==> flow/design.v <==
module alu #(
	parameter INST_W = 4,
	parameter INT_W  = 6,
	parameter FRAC_W = 10,
	parameter DATA_W = INT_W + FRAC_W
)(
	input                      i_clk,
	input                      i_rst_n,
	input                      i_in_valid,
	output                     o_busy,
	input         [INST_W-1:0] i_inst,
	input  signed [DATA_W-1:0] i_data_a,
	input  signed [DATA_W-1:0] i_data_b,
	output                     o_out_valid,
	output        [DATA_W-1:0] o_data
);
	localparam SIGN_ADD = 4'b0000;
	localparam SIGN_SUB = 4'b0001;
	localparam SIGN_MUL = 4'b0010;
	localparam SOFTPLUS = 4'b0100;
	localparam XOR      = 4'b0101;
	localparam ARS      = 4'b0110;  
	localparam LEFT_ROT = 4'b0111;
	localparam CNT_L0   = 4'b1000;  
	localparam REV_M4   = 4'b1001;  
	localparam INIT     = 4'b1010;  
	localparam SIGN_ACC_1 = 4'b0011;
	localparam SIGN_ACC_2 = 4'b1011;
	localparam VECT_W    = 20;
	localparam VECT_SIZE = 16;
	reg [INST_W - 1: 0] current_state;
	reg [INST_W - 1: 0] next_state;
	reg                        o_busy_r;
	reg                        o_out_valid_r;
	reg        [DATA_W - 1: 0] o_data_r;
	wire                       o_busy_w;
	reg                        o_out_valid_w;
	reg        [DATA_W - 1: 0] o_data_w;
	reg signed [VECT_W - 1: 0] data_acc_old [VECT_SIZE - 1: 0];
	reg signed [VECT_W - 1: 0] data_acc_new [VECT_SIZE - 1: 0];
	reg signed [VECT_W - 1: 0] data_acc_out;
	reg signed [DATA_W - 1: 0] i_data_a_r;
	reg signed [DATA_W - 1: 0] i_data_b_r;
	reg need_saturate;
	integer i;
	assign o_busy       = o_busy_r;
	assign o_out_valid  = o_out_valid_r;
	assign o_data       = o_data_r;
	assign o_busy_w     = i_in_valid || current_state != INIT;
	always @ (*)
	begin
		data_acc_out  = 0;
		need_saturate = 0;
		begin
			case (current_state)
				SIGN_ADD:
				begin
					o_out_valid_w = 1;
					o_data_w      = add(i_data_a_r, i_data_b_r);
				end
				SIGN_SUB:
				begin
					o_out_valid_w = 1;
					o_data_w      = sub(i_data_a_r, i_data_b_r);
				end
				SIGN_MUL:
				begin
					o_out_valid_w = 1;
					o_data_w      = mul(i_data_a_r, i_data_b_r);
				end
				SIGN_ACC_1:
				begin
					o_out_valid_w = 0;
					o_data_w      = 0;
				end
				SIGN_ACC_2:
				begin
					data_acc_out = data_acc_new[i_data_a_r[$clog2(VECT_SIZE) - 1: 0]];
					if (data_acc_out[VECT_W - 1])
					begin
						need_saturate = (data_acc_out[(VECT_W - 1) - 1-: (VECT_W - DATA_W)] != {{(VECT_W - DATA_W){1'b1}}});
					end
					else
					begin
						need_saturate = (data_acc_out[(VECT_W - 1) - 1-: (VECT_W - DATA_W)] != {{(VECT_W - DATA_W){1'b0}}});
					end
					o_out_valid_w = 1;
					o_data_w      = (need_saturate) ?
										sat(data_acc_out[VECT_W - 1]) :
										data_acc_out[DATA_W - 1: 0];
				end
				SOFTPLUS:
				begin
					o_out_valid_w = 1;
					o_data_w      = softplus(i_data_a_r);
				end
				XOR:
				begin
					o_out_valid_w = 1;
					o_data_w      = exor(i_data_a_r, i_data_b_r);
				end
				ARS:
				begin
					o_out_valid_w = 1;
					o_data_w      = ars(i_data_a_r, i_data_b_r);
				end
				LEFT_ROT:
				begin
					o_out_valid_w = 1;
					o_data_w      = left_rot(i_data_a_r, i_data_b_r);
				end
				CNT_L0:
				begin
					o_out_valid_w = 1;
					o_data_w      = cnt_l0(i_data_a_r);
				end
				REV_M4:
				begin
					o_out_valid_w = 1;
					o_data_w      = rev_m4(i_data_a_r, i_data_b_r);
				end
				default:
				begin
					o_out_valid_w = 0;
					o_data_w      = 0;
				end
			endcase
		end
	end
	always @ (posedge i_clk or negedge i_rst_n)
	begin
		if (!i_rst_n)
		begin
			i_data_a_r <= 0;
			i_data_b_r <= 0;
		end
		else
		begin
			if (i_in_valid)
			begin
				i_data_a_r <= i_data_a;
				i_data_b_r <= i_data_b;
			end
			else
			begin
				i_data_a_r <= i_data_a_r;
				i_data_b_r <= i_data_b_r;
			end
		end
	end
	always @ (posedge i_clk or negedge i_rst_n)
	begin
		if (!i_rst_n)
		begin
			o_busy_r <= 1;
		end
		else
		begin
			o_busy_r <= o_busy_w;
		end
	end
	always @ (posedge i_clk or negedge i_rst_n)
	begin
		if (!i_rst_n)
		begin
			o_out_valid_r <= 0;
		end
		else
		begin
			o_out_valid_r <= o_out_valid_w;
		end
	end
	always @ (posedge i_clk or negedge i_rst_n)
	begin
		if (!i_rst_n)
		begin
			for (i = 0; i < VECT_SIZE; i = i + 1)
			begin
				data_acc_new[i] <= 0;
			end
		end
		else
		begin
			for (i = 0; i < VECT_SIZE; i = i + 1)
			begin
				if (current_state == SIGN_ACC_1 && i == i_data_a_r)
				begin
					data_acc_new[i] <= data_acc_old[i] + i_data_b_r;
				end
				else
				begin
					data_acc_new[i] <= data_acc_new[i];
				end
			end
		end
	end
	always @ (posedge i_clk or negedge i_rst_n)
	begin
		if (!i_rst_n)
		begin
			for (i = 0; i < VECT_SIZE; i = i + 1)
			begin
				data_acc_old[i] <= 0;
			end
		end
		else if (current_state == SIGN_ACC_2)
		begin
			for (i = 0; i < VECT_SIZE; i = i + 1)
			begin
				data_acc_old[i] <= data_acc_new[i];
			end
		end
	end
	always @ (posedge i_clk or negedge i_rst_n)
	begin
		if (!i_rst_n)
		begin
			current_state <= INIT;
		end
		else
		begin
			current_state <= next_state;
		end
	end
	always @ (*)
	begin
		case (current_state)
			INIT:
			begin
				if (i_in_valid)
				begin
					case (i_inst)
						SIGN_ADD:   next_state = SIGN_ADD;    
						SIGN_SUB:   next_state = SIGN_SUB;    
						SIGN_MUL:   next_state = SIGN_MUL;    
						SIGN_ACC_1: next_state = SIGN_ACC_1;  
						SOFTPLUS:   next_state = SOFTPLUS;    
						XOR:        next_state = XOR;         
						ARS:        next_state = ARS;         
						LEFT_ROT:   next_state = LEFT_ROT;    
						CNT_L0:     next_state = CNT_L0;      
						REV_M4:     next_state = REV_M4;      
						default:    next_state = INIT;        
					endcase
				end
				else
				begin
					next_state = INIT;
				end
			end
			SIGN_ACC_1:
			begin
				next_state = SIGN_ACC_2;
			end
			default:  next_state = INIT;
		endcase
	end
	always @ (posedge i_clk or negedge i_rst_n)
	begin
		if (!i_rst_n)
		begin
			o_data_r <= 0;
		end
		else
		begin
			o_data_r <= o_data_w;
		end
	end
	function automatic signed [DATA_W - 1: 0] add;
		input signed [DATA_W - 1: 0] a;
		input signed [DATA_W - 1: 0] b;
		reg signed [DATA_W - 1: 0] sum;
		reg                        is_overflow;
		begin
			sum = a + b;
			is_overflow = (a[DATA_W - 1] & b[DATA_W - 1] & ~sum[DATA_W - 1]) || (~a[DATA_W - 1] & ~b[DATA_W - 1] & sum[DATA_W - 1]);
			add = (is_overflow) ? sat(!sum[DATA_W - 1]) : sum;
		end
	endfunction
	function automatic signed [DATA_W - 1: 0] sub;
		input signed [DATA_W - 1: 0] a;
		input signed [DATA_W - 1: 0] b;
		reg signed [DATA_W - 1: 0] diff;
		reg                        is_overflow;
		begin
			diff = a - b;
			is_overflow = (a[DATA_W - 1] & ~b[DATA_W - 1] & ~diff[DATA_W - 1]) || (~a[DATA_W - 1] & b[DATA_W - 1] & diff[DATA_W - 1]);
			sub = (is_overflow) ? sat(!diff[DATA_W - 1]) : diff;
		end
	endfunction
	function automatic signed [DATA_W - 1: 0] mul;
		input signed [DATA_W - 1: 0] a;
		input signed [DATA_W - 1: 0] b;
		reg [2 * DATA_W: 0] prod;
		reg                 is_overflow;
		reg                 is_signed;
		begin
			prod = a * b;
			prod = rnd(prod, 9);
			is_signed = prod[2 * DATA_W];
			if (is_signed)
			begin
				is_overflow = (prod[(2 * DATA_W) - 1-: INT_W + 1] != {{(INT_W + 1){1'b1}}});
			end
			else
			begin
				is_overflow = (prod[(2 * DATA_W) - 1-: INT_W + 1] != {{(INT_W + 1){1'b0}}});
			end
			mul = prod[((2 * DATA_W) - INT_W - 1)-: DATA_W];
			mul = (is_overflow) ? sat(is_signed) : mul;
		end
	endfunction
	function automatic signed [DATA_W - 1: 0] softplus;
		input signed [DATA_W - 1: 0] a;
		reg signed [2 * DATA_W: 0] frac;
		reg signed  [INT_W - 1: 0] a_int;
		begin
			a_int = a[(DATA_W - 1)-: INT_W];
			if (a_int >= 'sd2)  
			begin
				softplus = a;
			end
			else if (a_int < 'sd2 && a_int >= 'sd0)  
			begin
				frac = a << 1;
				frac = frac + 12'b1000_0000_0000;
				frac = frac[DATA_W - 1: 0] * 16'hAAAB;
				frac = rnd(frac, 16);
				frac = frac >> 17;
				softplus = frac[DATA_W - 1: 0];
			end
			else if (a_int < 'sd0 && a_int >= -'sd1)  
			begin
				frac = a + 12'b1000_0000_0000;
				frac = frac[DATA_W - 1: 0] * 16'hAAAB;
				frac = rnd(frac, 16);
				frac = frac >> 17;
				softplus = frac[DATA_W - 1: 0];
			end
			else if (a_int < -'sd1 && a_int >= -'sd2)  
			begin
				frac = a << 1;
				frac = frac[DATA_W - 1: 0] + 14'b01_0100_0000_0000;
				frac = frac[DATA_W - 1: 0] * 16'hE38F;
				frac = rnd(frac, 18);
				frac = frac >> 19;
				softplus = frac[DATA_W - 1: 0];
			end
			else if (a_int < -'sd2 && a_int >= -'sd3)  
			begin
				frac = a + 12'b1100_0000_0000;
				frac = frac[DATA_W - 1: 0] * 16'hE38F;
				frac = rnd(frac, 18);
				frac = frac >> 19;
				softplus = frac[DATA_W - 1: 0];
			end
			else  
			begin
				softplus = 0;
			end
		end
	endfunction
	function automatic signed [DATA_W - 1: 0] exor;
		input signed [DATA_W - 1: 0] a;
		input signed [DATA_W - 1: 0] b;
		begin
			exor = a ^ b;
		end
	endfunction
	function automatic signed [DATA_W - 1: 0] ars;
		input signed [DATA_W - 1: 0] a;
		input signed [DATA_W - 1: 0] b;
		begin
			ars = a >>> b;
		end
	endfunction
	function automatic [DATA_W - 1: 0] left_rot;
		input [DATA_W - 1: 0] a;
		input [DATA_W - 1: 0] b;
		begin
			left_rot = (a << b) | (a >> (DATA_W - b));
		end
	endfunction
	function automatic [DATA_W - 1: 0] cnt_l0;
		input [DATA_W - 1: 0] a;
		reg [$clog2(DATA_W): 0] leading_one;
		integer i;
		begin
			if (a == 0)
			begin
				cnt_l0 = DATA_W;
			end
			else
			begin
				leading_one = 0;
				for (i = DATA_W - 1; i > 0; i = i - 1)
				begin
					if (a[i] && i > leading_one)
					begin
						leading_one = i;
					end
				end
				cnt_l0 = DATA_W - 1 - leading_one;
			end
		end
	endfunction
	function automatic [DATA_W - 1: 0] rev_m4;
		input [DATA_W - 1: 0] a;
		input [DATA_W - 1: 0] b;
		integer i;
		begin
			for (i = 0; i < 13; i = i + 1)
			begin
				rev_m4[i] = (a[i+: 4] == b[(DATA_W - 1 - i)-: 4]);
			end
			rev_m4[DATA_W - 1-: 3] = 0;
		end
	endfunction
	function automatic signed [DATA_W - 1: 0] sat;
		input is_signed;
		begin
			sat = (is_signed) ? 16'b1000_0000_0000_0000 : 16'b0111_1111_1111_1111;
		end
	endfunction
	function automatic signed [2 * DATA_W: 0] rnd;
		input signed [2 * DATA_W: 0] a;
		input    [$clog2(DATA_W): 0] rounding_bit;
		begin
			rnd = (a[rounding_bit]) ? a + (1'b1 << rounding_bit) : a;
		end
	endfunction
endmodule
Reports on alu
Tool output for the design above before and after an edit, in the order of the flow.
"before" refers to lines of the RTL above, "after" to lines of the edited file.
"change" is "after" less "before", of the values as shown; "relative change" is that difference over "before", in percent.
Not given: n/a
- top: alu
- clock: i_clk
- standard-cell library: sky130hd
- library corner: tt_025C_1v80

The edit
Unified diff, file above to edited file.
The edit is scripted: it alters the design's behaviour and was not made to optimise anything.
begin of diff
@@ -28,5 +28,5 @@
 	localparam SIGN_ACC_2 = 4'b1011;
 	localparam VECT_W    = 20;
-	localparam VECT_SIZE = 16;
+	localparam VECT_SIZE = 24;
 	reg [INST_W - 1: 0] current_state;
 	reg [INST_W - 1: 0] next_state;
end of diff

Word-level counts
Source: Yosys, flattened and elaborated. Widths are those after wreduce. Registers that Yosys merges into a memory's read port (data or address) are not register bits. Print and check cells do not count.
Memory sizes are those after Yosys's memory passes, which may raise the word count (mostly to a power of two), join words into wider ones and drop unused or constant bits.
- word-level totals (element ; before ; after ; change ; relative change (%)):
    memory cells ; 1 ; 1 ; 0 ; 0.00
    latch bits ; 0 ; 0 ; 0 ; n/a
    input port bits ; 39 ; 39 ; 0 ; 0.00
    memory bits (read-only) ; 64 ; 64 ; 0 ; 0.00
    output and inout bits ; 18 ; 18 ; 0 ; 0.00
    bits in registers ; 694 ; 1014 ; +320 ; +46.11
    memory bits (writable) ; 0 ; 0 ; 0 ; n/a
    clocked read ports x word width ; 0 ; 0 ; 0 ; n/a
- memories (element ; before ; after):
    words x width with read and write ports ; 16x4 r1 w0 ; 16x4 r1 w0
- cells by class (element ; before ; after ; change ; relative change (%)):
    reductions and logical operators ; 44 ; 52 ; +8 ; +18.18
    shifts and indexed selects ; 3 ; 3 ; 0 ; 0.00
    div/mod/pow operators ; 0 ; 0 ; 0 ; n/a
    multipliers ; 5 ; 5 ; 0 ; 0.00
    eq/ne operators ; 57 ; 73 ; +16 ; +28.07
    multiplexer cells ; 74 ; 74 ; 0 ; 0.00
    add/sub/neg operators ; 29 ; 37 ; +8 ; +27.59
    bitwise operators ; 14 ; 14 ; 0 ; 0.00
    order comparisons ; 23 ; 23 ; 0 ; 0.00
- operators by type and width (cell ; before ; after ; change ; relative change (%)):
    logical AND 1 bit ; 34 ; 42 ; +8 ; +23.53
    adder 20 x 16 -> 20 bit ; 16 ; 24 ; +8 ; +50.00
    equality test 4 bit with constant B ; 12 ; 4 ; -8 ; -66.67
    equality test 5 x 4 -> 1 bit with constant B ; 0 ; 8 ; +8 ; n/a
    equality test 5 bit with constant B ; 0 ; 8 ; +8 ; n/a
    equality test 6 x 16 -> 1 bit with constant A ; 0 ; 8 ; +8 ; n/a
    equality test 4 x 3 -> 1 bit with constant B ; 8 ; 4 ; -4 ; -50.00
    equality test 5 x 3 -> 1 bit with constant B ; 0 ; 4 ; +4 ; n/a
    equality test 4 x 2 -> 1 bit with constant B ; 4 ; 2 ; -2 ; -50.00
    equality test 5 x 2 -> 1 bit with constant B ; 0 ; 2 ; +2 ; n/a
    equality test 4 x 1 -> 1 bit with constant B ; 2 ; 1 ; -1 ; -50.00
    logical NOT 4 bit ; 2 ; 1 ; -1 ; -50.00
    case mux 20 bit (select 16 bit) ; 1 ; 0 ; -1 ; -100.00
    equality test 5 x 1 -> 1 bit with constant B ; 0 ; 1 ; +1 ; n/a
    logical NOT 5 bit ; 0 ; 1 ; +1 ; n/a
    case mux 20 bit (select 24 bit) ; 0 ; 1 ; +1 ; n/a
    two-way mux 5 bit ; 44 ; 44 ; 0 ; 0.00
    equality test 4 bit ; 13 ; 13 ; 0 ; 0.00
    two-way mux 16 bit ; 12 ; 12 ; 0 ; 0.00
    bitwise AND 1 bit ; 8 ; 8 ; 0 ; 0.00
    equality test 5 x 16 -> 1 bit with constant A ; 8 ; 8 ; 0 ; 0.00
    greater-than comparator 4 x 5 -> 1 bit with constant A ; 7 ; 7 ; 0 ; 0.00
    two-way mux 1 bit ; 5 ; 5 ; 0 ; 0.00
    two-way mux 33 bit ; 5 ; 5 ; 0 ; 0.00
    equality test 4 x 16 -> 1 bit with constant A ; 4 ; 4 ; 0 ; 0.00
    greater-than comparator 3 x 5 -> 1 bit with constant A ; 4 ; 4 ; 0 ; 0.00
    multiplier 16 x 16 -> 32 bit with constant B ; 4 ; 4 ; 0 ; 0.00
    NOT 1 bit ; 4 ; 4 ; 0 ; 0.00
The list need not be complete.

Depth
Longest topological path by Yosys (ltp), each cell counted once; first at word level (registers and memories cut), then after technology mapping (sequential cells cut; the memories' decode and read muxes count).
- logic depth (element ; before ; after ; change ; relative change (%)):
    word-level depth ; 76 ; 76 ; 0 ; 0.00
    ABC_AREA ; 0 ; 0 ; n/a ; n/a
    mapped depth ; 34 ; 35 ; +1 ; +2.94
    gate-level depth less buffers ; 32 ; 31 ; -1 ; -3.12

Synthesis result
Source: synth_stat.txt of the flow (Yosys; design flattened, memories mapped). It holds for the ABC_AREA given above (unset counts as 0); a run with the other value may have another netlist.
- cells by type (cell ; before ; after ; change ; relative change (%)):
    sky130_fd_sc_hd__nand2_1 ; 1673 ; 2289 ; +616 ; +36.82
    sky130_fd_sc_hd__dfrtp_1 ; 691 ; 1011 ; +320 ; +46.31
    sky130_fd_sc_hd__o21ai_0 ; 527 ; 737 ; +210 ; +39.85
    sky130_fd_sc_hd__ha_1 ; 883 ; 1035 ; +152 ; +17.21
    sky130_fd_sc_hd__xnor2_1 ; 238 ; 335 ; +97 ; +40.76
    sky130_fd_sc_hd__clkbuf_1 ; 274 ; 363 ; +89 ; +32.48
    sky130_fd_sc_hd__a21oi_1 ; 353 ; 424 ; +71 ; +20.11
    sky130_fd_sc_hd__nor2_1 ; 343 ; 410 ; +67 ; +19.53
    sky130_fd_sc_hd__a21boi_0 ; 41 ; 93 ; +52 ; +126.83
    sky130_fd_sc_hd__a221oi_1 ; 27 ; 71 ; +44 ; +162.96
    sky130_fd_sc_hd__inv_1 ; 891 ; 934 ; +43 ; +4.83
    sky130_fd_sc_hd__xor2_1 ; 199 ; 241 ; +42 ; +21.11
    sky130_fd_sc_hd__and3_1 ; 51 ; 91 ; +40 ; +78.43
    sky130_fd_sc_hd__a22o_1 ; 32 ; 70 ; +38 ; +118.75
    sky130_fd_sc_hd__mux2_2 ; 38 ; 71 ; +33 ; +86.84
    sky130_fd_sc_hd__nor3_1 ; 106 ; 135 ; +29 ; +27.36
    sky130_fd_sc_hd__a211o_1 ; 25 ; 53 ; +28 ; +112.00
    sky130_fd_sc_hd__a211oi_1 ; 41 ; 67 ; +26 ; +63.41
The list need not be complete.
- synthesis totals (element ; before ; after ; change ; relative change (%)):
    area of sequential cells (um^2) ; 17370.4 ; 25378.1 ; +8007.7 ; +46.10
    cell count ; 8137 ; 10214 ; +2077 ; +25.53
    mapped flip-flops ; 694 ; 1014 ; +320 ; +46.11
    buffers ; 304 ; 404 ; +100 ; +32.89
    chip area (Yosys) (um^2) ; 70531.4 ; 89151.8 ; +18620.4 ; +26.40

Path before layout
Source: OpenSTA report_checks on the synthesized netlist (no wires, ideal clock, input and output delay 20% of the period each), path of least setup slack; recovery checks are left aside. Register names are those of the netlist, which keeps one name where synthesis merged equal registers.
- path post-synthesis (element ; before ; after ; change ; relative change (%)):
    path kind ; reg2reg ; reg2reg ; n/a ; n/a
    start ; reg i_data_b_r[1] ; reg i_data_b_r[1] ; n/a ; n/a
    end ; reg o_data_r[14] ; reg o_data_r[12] ; n/a ; n/a
    path delay (ps) ; 8695 ; 10013 ; +1318 ; +15.16
    setup time (ps) ; 129 ; 139 ; +10 ; n/a
    arrival time (ps) ; 8566 ; 9874 ; +1308 ; +15.27
    buffers on the path ; 4 ; 6 ; +2 ; +50.00
    required time (ps) ; 9871 ; 9861 ; -10 ; -0.10
    setup slack (ps) ; 1305 ; -13 ; -1318 ; n/a
    launch time at the first pin (ps) ; 0 ; 0 ; 0 ; n/a
    stages on the path ; 33 ; 34 ; +1 ; +3.03
    clock period (ps) ; 10000 ; 10000 ; 0 ; 0.00
    synthesis period reached (ps) ; 8695 ; 10013 ; +1318 ; +15.16
"path delay" is the arrival time less input delay plus setup time.
"stages on the path": output pins that drive a net of the path, with the launching flip-flop's if there is one; two outputs of one cell count as two.
"synthesis period reached" = period - worst setup slack (recovery checks aside). The figure is calculated, with input and output delays left at 20% of the set period.
The rows between start and end are the longest chain of elaborated cells between them; the timing report does not say that the signal goes this way. Where chains are equally long, one stands for them.
Each line given opens the expression or statement behind the cell; cells for indexed reads and writes are added by Yosys, which also makes memories of some case tables.
At most two assigning lines are given for a register; there are more.
Between the ends, post-synthesis, before:
- path through: sky130_fd_sc_hd__dfrtp_1 -> sky130_fd_sc_hd__buf_4 -> sky130_fd_sc_hd__inv_1 -> sky130_fd_sc_hd__buf_1 -> sky130_fd_sc_hd__buf_1 -> sky130_fd_sc_hd__nor2_1 -> sky130_fd_sc_hd__fa_1 -> sky130_fd_sc_hd__inv_1 -> sky130_fd_sc_hd__fa_1 -> sky130_fd_sc_hd__inv_1 -> sky130_fd_sc_hd__fa_1 -> sky130_fd_sc_hd__inv_1 -> sky130_fd_sc_hd__fa_1 -> sky130_fd_sc_hd__inv_1 -> sky130_fd_sc_hd__fa_1 -> sky130_fd_sc_hd__inv_1 -> sky130_fd_sc_hd__fa_1 -> sky130_fd_sc_hd__inv_1 -> sky130_fd_sc_hd__ha_1 -> sky130_fd_sc_hd__buf_4 -> sky130_fd_sc_hd__o21a_1 -> sky130_fd_sc_hd__nor2_1 -> sky130_fd_sc_hd__or4_4 -> sky130_fd_sc_hd__o221ai_4 -> sky130_fd_sc_hd__xor2_4 -> sky130_fd_sc_hd__nand3_4 -> sky130_fd_sc_hd__nor4_4 -> sky130_fd_sc_hd__nand4_1 -> sky130_fd_sc_hd__nor3_1 -> sky130_fd_sc_hd__o211ai_1 -> sky130_fd_sc_hd__a211o_1 -> sky130_fd_sc_hd__a211oi_1 -> sky130_fd_sc_hd__o21ai_1
- length of the longest elaborated chain: 8
- elaborated cells on any way between the ends: 29
- RTL lines with such cells: 16
- those cells by class: add/sub: 4; mul: 1; eq/ne: 1; shift: 3; mux: 10; logic: 7; reduce/logical: 3
- ends and longest elaborated chain, post-synthesis, before (element ; line ; RTL):
    start, declared ; 43 ; reg signed [DATA_W - 1: 0] i_data_b_r;
    start, assigned ; 142 ; i_data_b_r <= i_data_b;
    start, assigned ; 147 ; i_data_b_r <= i_data_b_r;
    multiplier 16 x 16 -> 32 bit ; 298 ; prod = a * b;
    adder 32 x 11 -> 33 bit ; 429 ; rnd = (a[rounding_bit]) ? a + (1'b1 << rounding_bit) : a;
    two-way mux 33 bit ; 429 ;
    nonzero test 7 bit ; 307 ; is_overflow = (prod[(2 * DATA_W) - 1-: INT_W + 1] != {{(INT_W + 1){1'b0}}});
    two-way mux 1 bit ; 301 ; if (is_signed)
    two-way mux 1 bit ; 55 ; case (current_state)
    two-way mux 16 bit ; 310 ; mul = (is_overflow) ? sat(is_signed) : mul;
    case mux 16 bit (select 10 bit) ; 55 ;
    end, assigned ; 262 ; o_data_r <= 0;
    end, assigned ; 266 ; o_data_r <= o_data_w;
    end, declared ; 35 ; reg [DATA_W - 1: 0] o_data_r;
Between the ends, post-synthesis, after:
- path through: sky130_fd_sc_hd__dfrtp_1 -> sky130_fd_sc_hd__clkbuf_1 -> sky130_fd_sc_hd__clkbuf_1 -> sky130_fd_sc_hd__clkbuf_1 -> sky130_fd_sc_hd__inv_1 -> sky130_fd_sc_hd__clkbuf_1 -> sky130_fd_sc_hd__nor2_1 -> sky130_fd_sc_hd__fa_1 -> sky130_fd_sc_hd__inv_1 -> sky130_fd_sc_hd__fa_1 -> sky130_fd_sc_hd__inv_1 -> sky130_fd_sc_hd__fa_1 -> sky130_fd_sc_hd__inv_1 -> sky130_fd_sc_hd__fa_1 -> sky130_fd_sc_hd__inv_1 -> sky130_fd_sc_hd__fa_1 -> sky130_fd_sc_hd__inv_1 -> sky130_fd_sc_hd__fa_1 -> sky130_fd_sc_hd__inv_1 -> sky130_fd_sc_hd__ha_1 -> sky130_fd_sc_hd__buf_2 -> sky130_fd_sc_hd__and3_1 -> sky130_fd_sc_hd__nand2_1 -> sky130_fd_sc_hd__or4_1 -> sky130_fd_sc_hd__buf_2 -> sky130_fd_sc_hd__and4_4 -> sky130_fd_sc_hd__a2111oi_4 -> sky130_fd_sc_hd__nand3_2 -> sky130_fd_sc_hd__nor3_1 -> sky130_fd_sc_hd__mux2_2 -> sky130_fd_sc_hd__o21ai_1 -> sky130_fd_sc_hd__a41oi_2 -> sky130_fd_sc_hd__o21ai_1 -> sky130_fd_sc_hd__or4b_1
- length of the longest elaborated chain: 8
- elaborated cells on any way between the ends: 30
- RTL lines with such cells: 17
- those cells by class: add/sub: 4; mul: 1; eq/ne: 2; shift: 3; mux: 10; logic: 7; reduce/logical: 3
- ends and longest elaborated chain, post-synthesis, after (element ; line ; RTL):
    start, declared ; 43 ; reg signed [DATA_W - 1: 0] i_data_b_r;
    start, assigned ; 142 ; i_data_b_r <= i_data_b;
    start, assigned ; 147 ; i_data_b_r <= i_data_b_r;
    multiplier 16 x 16 -> 32 bit ; 298 ; prod = a * b;
    adder 32 x 11 -> 33 bit ; 429 ; rnd = (a[rounding_bit]) ? a + (1'b1 << rounding_bit) : a;
    two-way mux 33 bit ; 429 ;
    nonzero test 7 bit ; 307 ; is_overflow = (prod[(2 * DATA_W) - 1-: INT_W + 1] != {{(INT_W + 1){1'b0}}});
    two-way mux 1 bit ; 301 ; if (is_signed)
    two-way mux 1 bit ; 55 ; case (current_state)
    two-way mux 16 bit ; 310 ; mul = (is_overflow) ? sat(is_signed) : mul;
    case mux 16 bit (select 10 bit) ; 55 ;
    end, assigned ; 262 ; o_data_r <= 0;
    end, assigned ; 266 ; o_data_r <= o_data_w;
    end, declared ; 35 ; reg [DATA_W - 1: 0] o_data_r;

Path in the finished layout
From the final timing report of the runs of pair 1: the path of least setup slack in the routed layout; clock arrival at registers is part of the times.
The path's times are printed in steps of 10 ps; the period is the one set.
- path after layout (element ; before ; after ; change ; relative change (%)):
    path kind ; reg2reg ; reg2reg ; n/a ; n/a
    start ; reg i_data_a_r[11] ; reg i_data_a_r[11] ; n/a ; n/a
    end ; reg o_data_r[5] ; reg o_data_r[12] ; n/a ; n/a
    launch time at the first pin (ps) ; 700 ; 710 ; +10 ; +1.43
    setup slack (ps) ; 460 ; 450 ; -10 ; n/a
    clock period (ps) ; 9320 ; 9320 ; 0 ; 0.00
    buffers on the path ; 1 ; 1 ; 0 ; 0.00
    required time (ps) ; 9930 ; 9890 ; -40 ; -0.40
    arrival time (ps) ; 9470 ; 9440 ; -30 ; -0.32
    setup time (ps) ; 100 ; 130 ; +30 ; n/a
    stages on the path ; 26 ; 29 ; +3 ; +11.54
At most two assigning lines are given for a register; there are more.
Between the ends, after layout, before:
- path through: sky130_fd_sc_hd__dfrtp_1 -> sky130_fd_sc_hd__buf_4 -> sky130_fd_sc_hd__ha_1 -> sky130_fd_sc_hd__inv_1 -> sky130_fd_sc_hd__fa_1 -> sky130_fd_sc_hd__inv_1 -> sky130_fd_sc_hd__fa_1 -> sky130_fd_sc_hd__fa_1 -> sky130_fd_sc_hd__fa_1 -> sky130_fd_sc_hd__inv_1 -> sky130_fd_sc_hd__fa_1 -> sky130_fd_sc_hd__inv_1 -> sky130_fd_sc_hd__fa_1 -> sky130_fd_sc_hd__ha_1 -> sky130_fd_sc_hd__a21oi_1 -> sky130_fd_sc_hd__nand3_1 -> sky130_fd_sc_hd__a31oi_2 -> sky130_fd_sc_hd__o21ai_1 -> sky130_fd_sc_hd__xor2_1 -> sky130_fd_sc_hd__nand4_4 -> sky130_fd_sc_hd__nor4_4 -> sky130_fd_sc_hd__nor4b_1 -> sky130_fd_sc_hd__o21ai_1 -> sky130_fd_sc_hd__a211oi_2 -> sky130_fd_sc_hd__o21bai_1 -> sky130_fd_sc_hd__o221ai_1
- ends and longest elaborated chain, after layout, before (element ; line ; RTL):
    start, declared ; 42 ; reg signed [DATA_W - 1: 0] i_data_a_r;
    start, assigned ; 141 ; i_data_a_r <= i_data_a;
    start, assigned ; 146 ; i_data_a_r <= i_data_a_r;
    end, assigned ; 262 ; o_data_r <= 0;
    end, assigned ; 266 ; o_data_r <= o_data_w;
    end, declared ; 35 ; reg [DATA_W - 1: 0] o_data_r;
before: No chain of elaborated cells between the ends is given.
Between the ends, after layout, after:
- path through: sky130_fd_sc_hd__dfrtp_1 -> sky130_fd_sc_hd__inv_1 -> sky130_fd_sc_hd__ha_1 -> sky130_fd_sc_hd__a21oi_1 -> sky130_fd_sc_hd__nor2_1 -> sky130_fd_sc_hd__xor2_1 -> sky130_fd_sc_hd__inv_1 -> sky130_fd_sc_hd__fa_1 -> sky130_fd_sc_hd__ha_1 -> sky130_fd_sc_hd__fa_1 -> sky130_fd_sc_hd__inv_1 -> sky130_fd_sc_hd__fa_1 -> sky130_fd_sc_hd__fa_1 -> sky130_fd_sc_hd__inv_1 -> sky130_fd_sc_hd__ha_1 -> sky130_fd_sc_hd__nand2_1 -> sky130_fd_sc_hd__o21ai_0 -> sky130_fd_sc_hd__a22oi_1 -> sky130_fd_sc_hd__a31oi_1 -> sky130_fd_sc_hd__o211ai_1 -> sky130_fd_sc_hd__and3b_1 -> sky130_fd_sc_hd__nor4_1 -> sky130_fd_sc_hd__o2111a_1 -> sky130_fd_sc_hd__mux2i_1 -> sky130_fd_sc_hd__xor2_1 -> sky130_fd_sc_hd__a221oi_2 -> sky130_fd_sc_hd__nor3_1 -> sky130_fd_sc_hd__buf_4 -> sky130_fd_sc_hd__or4b_1
- ends and longest elaborated chain, after layout, after (element ; line ; RTL):
    start, declared ; 42 ; reg signed [DATA_W - 1: 0] i_data_a_r;
    start, assigned ; 141 ; i_data_a_r <= i_data_a;
    start, assigned ; 146 ; i_data_a_r <= i_data_a_r;
    end, assigned ; 262 ; o_data_r <= 0;
    end, assigned ; 266 ; o_data_r <= o_data_w;
    end, declared ; 35 ; reg [DATA_W - 1: 0] o_data_r;
after: No chain of elaborated cells between the ends is given.

Measured runs
Runs of the flow (Yosys, OpenROAD) on both versions; the two runs of a pair have the same settings. The constraints put input and output delay at 20% of the set period each and load the outputs with 0.01 pF.
Flow settings, pair 1:
- noted CORE_UTILIZATION: 45
- noted period_ns: 9.32
- CAP_MARGIN: 20
- noted CORE_MARGIN: 2
- noted SLEW_MARGIN: 20
- measured results, pair 1 (element ; before ; after ; change ; relative change (%)):
    post-synthesis cell area (um^2) ; 70531.4 ; 89151.8 ; +18620.4 ; +26.40
    utilization after routing (%) ; 49.2 ; 49.5 ; +0.3 ; n/a
    smallest setup slack (ps) ; 459 ; 454 ; -5 ; n/a
    setup TNS (ps) ; 0 ; 0 ; 0 ; n/a
    final worst hold slack (ps) ; 463 ; 477 ; +14 ; n/a
    total die area (um^2) ; 159920.0 ; 201691.0 ; +41771.0 ; +26.12
    std-cell area (final layout) (um^2) ; 76804.9 ; 97478.5 ; +20673.6 ; +26.92
Flow settings, pair 2:
- noted CORE_UTILIZATION: 50
- CTS_CLUSTER_DIAMETER: 313
- noted PLACE_DENSITY: 0.42
- SETUP_SLACK_MARGIN: 1.25
- noted period_ns: 10.5
- CAP_MARGIN: 20
- noted CORE_MARGIN: 2
- noted SLEW_MARGIN: 20
- measured results, pair 2 (element ; before ; after ; change ; relative change (%)):
    post-synthesis cell area (um^2) ; 70531.4 ; 89151.8 ; +18620.4 ; +26.40
    utilization after routing (%) ; 54.7 ; 54.6 ; -0.1 ; n/a
    smallest setup slack (ps) ; 1699 ; 1620 ; -79 ; n/a
    setup TNS (ps) ; 0 ; 0 ; 0 ; n/a
    final worst hold slack (ps) ; 477 ; 451 ; -26 ; n/a
    total die area (um^2) ; 144085.0 ; 181698.0 ; +37613.0 ; +26.10
    std-cell area (final layout) (um^2) ; 76348.2 ; 96453.8 ; +20105.6 ; +26.33
